==> flow/design.v <==
module surrounding(CLK,rst,EN,TRIG1,TRIG2,TRIG3,TRIG4,TRIG5,ECHO1,ECHO2,ECHO3,ECHO4,ECHO5,min,distance);
input CLK;                
input rst;                
input EN;                 
output reg [3:0] distance;
output reg TRIG1,TRIG2,TRIG3,TRIG4,TRIG5;          
input ECHO1,ECHO2,ECHO3,ECHO4,ECHO5;               
output reg [3:0] min;    
reg [24:0] count;
reg [24:0] count0,count1,count2,count3,count4,count5;
reg [24:0] countsg;
always @(posedge CLK)
begin
    if(rst)
    begin
        count<=0;
        TRIG1<=0;
        TRIG2<=0;
        TRIG3<=0;
        TRIG4<=0;
        TRIG5<=0;
    end
    else if(EN==1)
	 begin 
	     TRIG1<=0;
		  TRIG2<=0;
		  TRIG3<=0;
		  TRIG4<=0;
		  TRIG5<=0;
	 end
	 else if(EN==0)
	 begin
	     if(count==0|count==1)  
		  begin
		        TRIG1<=1;
		        TRIG2<=1;
		        TRIG3<=1;
		        TRIG4<=1;
		        TRIG5<=1;
				  count<=count+1;
		  end
		  else if(count==5000)         
		  begin 
		        TRIG1<=0;
		        TRIG2<=0;
		        TRIG3<=0;
		        TRIG4<=0;
		        TRIG5<=0;
		        count<=0;
		  end
		  else 
		  begin 
		        TRIG1<=0;
		        TRIG2<=0;
		        TRIG3<=0;
		        TRIG4<=0;
		        TRIG5<=0;
				  count<=count+1;
		  end
	  end
end
always @(posedge CLK)
if(rst)
begin
    count0<=0;
    count1<=0;
    count2<=0;
    count3<=0;
    count4<=0;
    count5<=0;
    min<=0;
    distance<=0;
end
else
begin
    if(count0==5000)
	 begin
	     count0<=0;
	     count1<=0;
		  count2<=0;
		  count3<=0;
		  count4<=0;
		  count5<=0;
		  min<=0;
    end	  
	 else
	 begin
		   count0<=count0+1;
	      if(ECHO1==1)
			begin 
				count1<=count1+1;
			end
			if(ECHO2==1)
			begin 
			count2<=count2+1;
			end
			if(ECHO3==1)
			begin 
			count3<=count3+1;
			end
			if(ECHO4==1)
			begin 
			count4<=count4+1;
			end
			if(ECHO5==1)
			begin 
				count5<=count5+1;
			end
	 end
	 if(ECHO1+ECHO2+ECHO3+ECHO4+ECHO5==4)
	 begin
	     if(count1>58&&count2>58&&count3>58&&count4>58&&count5>58)  
		  begin
		      min<=0;
				distance<=0;
        end
        else if(ECHO1==0)
        begin
            min<=1;
				distance<=count1*10/58;
        end
        else if(ECHO2==0)
        begin
            min<=2;
				distance<=count2*10/58;
        end
        else if(ECHO3==0)
        begin
            min<=3;
            distance<=count3*10/58;
		  end 
        else if(ECHO4==0)
        begin
            min<=4;
				distance<=count4*10/58;
        end
        else if(ECHO5==0)
        begin
            min<=5;
				distance<=count5*10/58;
        end			  
	 end
end
endmodule
module surrounding_driver(CLK,rst,CE20,EN,minsg,SG90);
input EN;                 
input [3:0] minsg;
output reg SG90;    
input CLK;                    
input rst;                    
input CE20;                   
reg [24:0] pwm;
reg [24:0] count;
always @(posedge CLK)
begin
	  if(rst) pwm<=0;
	  else if(CE20)
	  case(minsg)
		  0:begin pwm<=0; end
		  1:begin pwm<=40;  end
		  2:begin pwm<=60; end
		  3:begin pwm<=80; end
		  4:begin pwm<=100;end
		  5:begin pwm<=120; end
		  default: pwm<=0; 
	  endcase
end
always @(posedge CLK)
begin
     if(rst)
	  begin
	       count<=0;
	       SG90<=0;
	  end
     else if(count==1000)
	  begin
	       count<=0;
	  end
	  else if(count<pwm) 
	       begin 
			     SG90<=1;
				  count<=count+1;
			 end
	  else
	       begin
			     SG90<=0;
				  count<=count+1;
			 end
end
endmodule
module display_dis(clk,rst,distance,dig,seg);
input clk;
input rst;
input [3:0]distance;
output reg[3:0]dig;
output reg[6:0]seg;
reg[3:0]data1,data2;
reg[3:0]data;
reg q;
always@(posedge clk)
if(rst)
begin
data1<=0;data2<=0;
end
else
begin
data1<=distance%10;
data2<=distance/10;
end
always @(posedge clk)
if(rst)
begin
	q<=0;dig<=0;data<=0;
end
else
begin
	q<=q+1;
	case(q)
	1'd0 : begin dig<=4'b0001; data<=data1; end
	1'd1 : begin dig<=4'b0010; data<=data2; end
	endcase
end
always @(data)
begin 
	case(data)
   4'd0 : seg=7'b1111110;
   4'd1 : seg=7'b0110000;
   4'd2 : seg=7'b1101101;
   4'd3 : seg=7'b1111001;
   4'd4 : seg=7'b0110011;
   4'd5 : seg=7'b1011011;
   4'd6 : seg=7'b1011111;
   4'd7 : seg=7'b1110000;
   4'd8 : seg=7'b1111111;
   4'd9 : seg=7'b1111011;
   default : seg=7'b1111110;
   endcase
end
endmodule
module sur(
    input        CLK,
    input        rst,
    input        EN_sur,
    input        ECHO1,
    input        ECHO2,
    input        ECHO3,
    input        ECHO4,
    input        ECHO5,
    output       TRIG1,
    output       TRIG2,
    output       TRIG3,
    output       TRIG4,
    output       TRIG5,
    output       SG90,
    output [3:0] dig,
    output [6:0] seg,
    output [3:0] dis
);
wire [3:0] min;
wire [3:0] distance;
reg [24:0] count2;
reg        CLK2;
wire       CE20 = (count2 == 2000) && !CLK2;
always @(posedge CLK)
begin
    if (rst)
    begin
        count2 <= 0;
        CLK2   <= 0;
    end
    else if (count2 == 2000)
    begin
        count2 <= 0;
        CLK2   <= ~CLK2;
    end
    else
        count2 <= count2 + 1;
end
surrounding inst4(
    .CLK(CLK), .rst(rst), .EN(EN_sur),
    .TRIG1(TRIG1), .TRIG2(TRIG2), .TRIG3(TRIG3), .TRIG4(TRIG4), .TRIG5(TRIG5),
    .ECHO1(ECHO1), .ECHO2(ECHO2), .ECHO3(ECHO3), .ECHO4(ECHO4), .ECHO5(ECHO5),
    .min(min), .distance(distance)
);
surrounding_driver inst1(
    .CLK(CLK), .rst(rst), .CE20(CE20), .EN(EN_sur), .minsg(min), .SG90(SG90)
);
display_dis inst(
    .clk(CLK), .rst(rst), .distance(distance), .dig(dig), .seg(seg)
);
assign dis = distance;
endmodule
## Reports on sur

What the tools print for sur, step after step.
Line numbers count from 1 in the design file above.
Cell names lack the library's common part.
A cell with - has no value.

| inputs | value |
|---|---|
| top module | sur |
| clock input | CLK |
| cell library | sky130hd |
| library corner | tt_025C_1v80 |

## Word-level counts

Source: Yosys, flattened and elaborated, memories not mapped. Widths are those after wreduce. Print and check cells do not count. Equal cells are merged and count once.
Memory sizes are those after Yosys's memory passes, which may raise the word count (mostly to a power of two), join words into wider ones and drop unused or constant bits.

| bit counts | value |
|---|---|
| bits in registers | 274 |
| memory bits (read-only) | 112 |
| clocked read ports x word width | 7 |
| memories | 1 |
| input bits | 8 |
| output and inout port bits | 21 |
| elaborated cells | 101 |

Memories:

| name | depth | width | read ports | write ports | RTL line | text |
|---|---|---|---|---|---|---|
| (no name shown) | 16 | 7 | 1 | 0 | 225 | `case(data)` |

| operators by class | value |
|---|---|
| add/subtract/negate cells | 14 |
| $mul | 5 |
| divide/modulo/power cells | 7 |
| $lt $le $gt $ge | 6 |
| eq/ne operators | 12 |
| multiplexer cells | 22 |
| bitwise gates (word level) | 3 |
| reduce/logical cells | 12 |

Operator list:

| cell | count |
|---|---|
| divider 32 x 6 -> 32 bit with constant B | 5 |
| multiplier 25 x 3 -> 28 bit with constant B | 5 |
| adder 25 x 1 -> 25 bit with constant B | 9 |
| divider 4 x 4 -> 32 bit with constant B | 1 |
| remainder unit 4 x 4 -> 32 bit with constant B | 1 |
| greater-than comparator 25 x 6 -> 1 bit with constant B | 5 |
| adder 32 x 1 -> 32 bit | 3 |
| two-way mux 4 bit | 15 |
| equality test 25 x 13 -> 1 bit with constant B | 2 |
| two-way mux 25 bit | 2 |
| parallel mux 7 bit (select 5 bit) | 1 |
| equality test 32 x 3 -> 1 bit with constant B | 1 |
| equality test 25 x 1 -> 1 bit with constant B | 1 |
| equality test 25 x 10 -> 1 bit with constant B | 1 |
| equality test 25 x 11 -> 1 bit with constant B | 1 |
| less-than comparator 25 bit | 1 |
| logical NOT 25 bit | 1 |
| parallel mux 4 bit (select 2 bit) | 2 |
| OR reduction 2 bit | 4 |
| equality test 4 x 2 -> 1 bit with constant B | 2 |
| equality test 4 x 3 -> 1 bit with constant B | 2 |
| != test 6 x 5 -> 1 bit with constant B | 1 |
| logical AND 1 bit | 5 |
| equality test 4 x 1 -> 1 bit with constant B | 1 |
| adder 1 x 1 -> 2 bit | 1 |
| inverter 1 bit | 2 |
| AND reduction 2 bit | 1 |
| two-way mux 1 bit | 2 |

Not listed: further kinds 3, cells in them 3.

## Longest topological paths

Yosys ltp: most cells in a row. Word level: on the elaborated netlist, between registers, memories and ports. Mapped: between sequential cells and ports; inverters and the memories' decode and read muxes count.

| depth | value |
|---|---|
| depth in word-level cells | 9 |
| ABC_AREA | 0 |
| gate-level depth with buffers | 71 |
| gate-level depth less buffers | 58 |

## Synthesis result

The flow's flattened synthesis, as Yosys stat reports it; memories are mapped. The netlist is that of the ABC_AREA named above (0 if unset); the other value can give another one.

Cells by type:

| type | count | total area (µm²) |
|---|---|---|
| dfxtp_1 | 256 | 5.12E+03 |
| ha_1 | 261 | 3.27E+03 |
| nor2_1 | 401 | 1.51E+03 |
| xor2_1 | 161 | 1.41E+03 |
| a21oi_1 | 233 | 1.17E+03 |
| xnor2_1 | 133 | 1.16E+03 |
| nand2_1 | 293 | 1.1E+03 |
| o21ai_0 | 139 | 695.667 |
| nand3_1 | 128 | 640.614 |
| and3_1 | 81 | 506.736 |
| a21o_1 | 64 | 480.461 |
| nand4_1 | 75 | 469.2 |
| a211oi_1 | 58 | 435.418 |
| o211ai_1 | 57 | 427.91 |
| inv_1 | 98 | 367.853 |
| mux2i_1 | 34 | 340.326 |
| nor4_1 | 54 | 337.824 |
| or3_1 | 53 | 331.568 |

Other cell types: 132; their cells: 817.

| synthesis totals | value |
|---|---|
| standard cells after synthesis | 3,396 |
| mapped area | 26,445.4 µm² |
| area of sequential cells | 5,124.9 µm² |
| mapped flip-flops | 256 |
| buffers | 137 |

The figures by module come from a second, unflattened synthesis with its own total; it is not the netlist above.

| unflattened totals | value |
|---|---|
| cell total of the unflattened synthesis | 3,405 |
| area total of the unflattened synthesis | 26,007.4 µm² |

Each row is one instance without its submodules.

Modules:

| module | times used | cells | area (µm²) |
|---|---|---|---|
| surrounding | 1 | 3,013 | 22,576.7 |
| surrounding_driver | 1 | 183 | 1,586.5 |
| sur | 1 | 146 | 1,228.7 |
| display_dis | 1 | 63 | 615.6 |

## Path before layout

Path of least setup slack by OpenSTA after synthesis, without wires, with an ideal clock, recovery checks aside; 20% of the period is set as input and as output delay. Where synthesis merged equal registers, the netlist keeps one of their names.

| path post-synthesis | value |
|---|---|
| path type | in2reg |
| start point | in ECHO4 |
| end point | reg inst4.distance[1] |
| clock period | 25.0 ns |
| time at the first pin | 5.000 ns |
| arrival time | 17.815 ns |
| data required time | 24.941 ns |
| path slack | 7.126 ns |
| delay of the path | 12.874 ns |
| stages | 60 |
| buffers on the path | 6 |
| period reached after synthesis | 17.874 ns |

"delay of the path" = arrival - input delay + setup time.
"stages" counts driving pins, that of a launching flip-flop among them; a cell with two outputs on the path counts twice.
"period reached after synthesis" = period - worst setup slack (recovery checks aside). The figure is calculated, with input and output delays left at 20% of the set period.
A register here has more assigning lines than the two given.

| on the way, post-synthesis | value |
|---|---|
| cells stage by stage | nand2_1 or3_1 a211oi_1 a211oi_1 o221ai_2 o211ai_4 nor2_1 o21ai_0 o41ai_2 nand3_1 and3_1 buf_6 a32o_1 or3_4 buf_6 o211ai_2 nor3_1 a221o_1 [24 not listed] mux2i_1 o21ai_2 a21oi_1 o221ai_4 mux2i_2 and4_1 o221a_4 o2111ai_2 a41oi_2 buf_6 mux2_1 nor2_1 or2_1 a21oi_1 a311oi_2 inv_1 o31ai_1 a22o_1 |

Ends and longest elaborated chain, post-synthesis:

| item | RTL line | text |
|---|---|---|
| from (decl) | 247 | `input        ECHO4,` |
| to (assign) | 120 | `distance<=count1*10/58;` |
| to (assign) | 125 | `distance<=count2*10/58;` |
| to (decl) | 5 | `output reg [3:0] distance;` |

No chain of elaborated cells between the ends is given.

## Timing after layout

From the final timing report of run 1: the path of least setup slack in the routed layout; clock arrival at registers is part of the times.

| path post-layout | value |
|---|---|
| path type | in2reg |
| start point | in ECHO2 |
| end point | reg inst4.distance[1] |
| clock period | 26.8 ns |
| time at the first pin | 5.36 ns |
| arrival time | 23.18 ns |
| data required time | 27.34 ns |
| path slack | 4.16 ns |
| stages | 52 |
| buffers on the path | 1 |

Between the ends stands the longest chain of elaborated cells between them, by number of cells; it is not shown to be the way that was timed. Of several equally long chains one is given.
Each line given opens the expression or statement behind the cell; cells for indexed reads and writes are added by Yosys, which also makes memories of some case tables.
A register here has more assigning lines than the two given.

| on the way, post-layout | value |
|---|---|
| cells stage by stage | buf_2 inv_1 nor2_1 nor4_2 o211ai_2 a21oi_1 o21a_1 o21a_1 o2111ai_1 and3_1 a2111oi_0 a2111oi_0 o21ai_1 a2111oi_1 a211o_1 o311a_1 nor2_1 o21ai_2 [16 not listed] o22a_2 or2_1 mux2i_1 o21ai_2 a21oi_1 o221ai_4 a21oi_4 xnor2_1 o211ai_1 a41oi_2 mux2_1 nor2_1 or2_1 a21oi_1 a311oi_2 inv_1 o31ai_1 a22o_1 |
| cells in the longest elaborated chain | 6 |

Ends and longest elaborated chain, post-layout:

| item | RTL line | text |
|---|---|---|
| from (decl) | 245 | `input        ECHO2,` |
| adder 1 x 1 -> 2 bit | 110 | `if(ECHO1+ECHO2+ECHO3+ECHO4+ECHO5==4)` |
| adder 32 x 1 -> 32 bit x3 | 110 |  |
| equality test 32 x 3 -> 1 bit | 110 |  |
| AND reduction 2 bit | - |  |
| to (assign) | 120 | `distance<=count1*10/58;` |
| to (assign) | 125 | `distance<=count2*10/58;` |
| to (decl) | 5 | `output reg [3:0] distance;` |

## Implementation results

Top module sur; platform sky130hd; tools Yosys and OpenROAD; 3 stored runs in no particular order. Input and output delays are each 20% of the period that was set; the output load is 0.01 pF.
Settings: n/a = not set for that run.

| stored run | ABC_AREA | CORE_ASPECT_RATIO | CORE_UTILIZATION | GPL_ROUTABILITY_DRIVEN | GPL_TIMING_DRIVEN | MIN_ROUTING_LAYER | PLACE_DENSITY | SLEW_MARGIN | period_ns | CAP_MARGIN | CORE_MARGIN | CELL_PAD_IN_SITES_GLOBAL_PLACEMENT | CTS_CLUSTER_DIAMETER | CTS_CLUSTER_SIZE | HOLD_SLACK_MARGIN | MAX_ROUTING_LAYER | TNS_END_PERCENT | chip area after synthesis (Yosys) (µm²) | die size (µm²) | standard-cell area after routing (µm²) | worst setup slack after layout (ns) | sum of negative setup slack (ns) | final worst hold slack (ns) |
|---|---|---|---|---|---|---|---|---|---|---|---|---|---|---|---|---|---|---|---|---|---|---|---|
| run 1 | 0 | 1.5 | 43 | 1 | 1 | met2 | 0.49 | 5 | 26.8 | 20 | 2 | n/a | n/a | n/a | n/a | n/a | n/a | 26,445.4 | 63,541.6 | 28,053.2 | 4.160 | 0.000 | 0.473 |
| run 2 | 0 | n/a | 17 | 1 | 0 | n/a | n/a | 25 | 21.0 | 15 | 2 | 2 | 118 | 13 | 0.28 | met4 | 15 | 26,445.4 | 158,731.0 | 30,038.8 | 1.059 | 0.000 | 0.469 |
| run 3 | n/a | n/a | 40 | n/a | n/a | n/a | n/a | 20 | 22.1 | 20 | 2 | n/a | n/a | n/a | n/a | n/a | n/a | 26,445.4 | 68,186.3 | 28,199.5 | 1.696 | 0.000 | 0.471 |
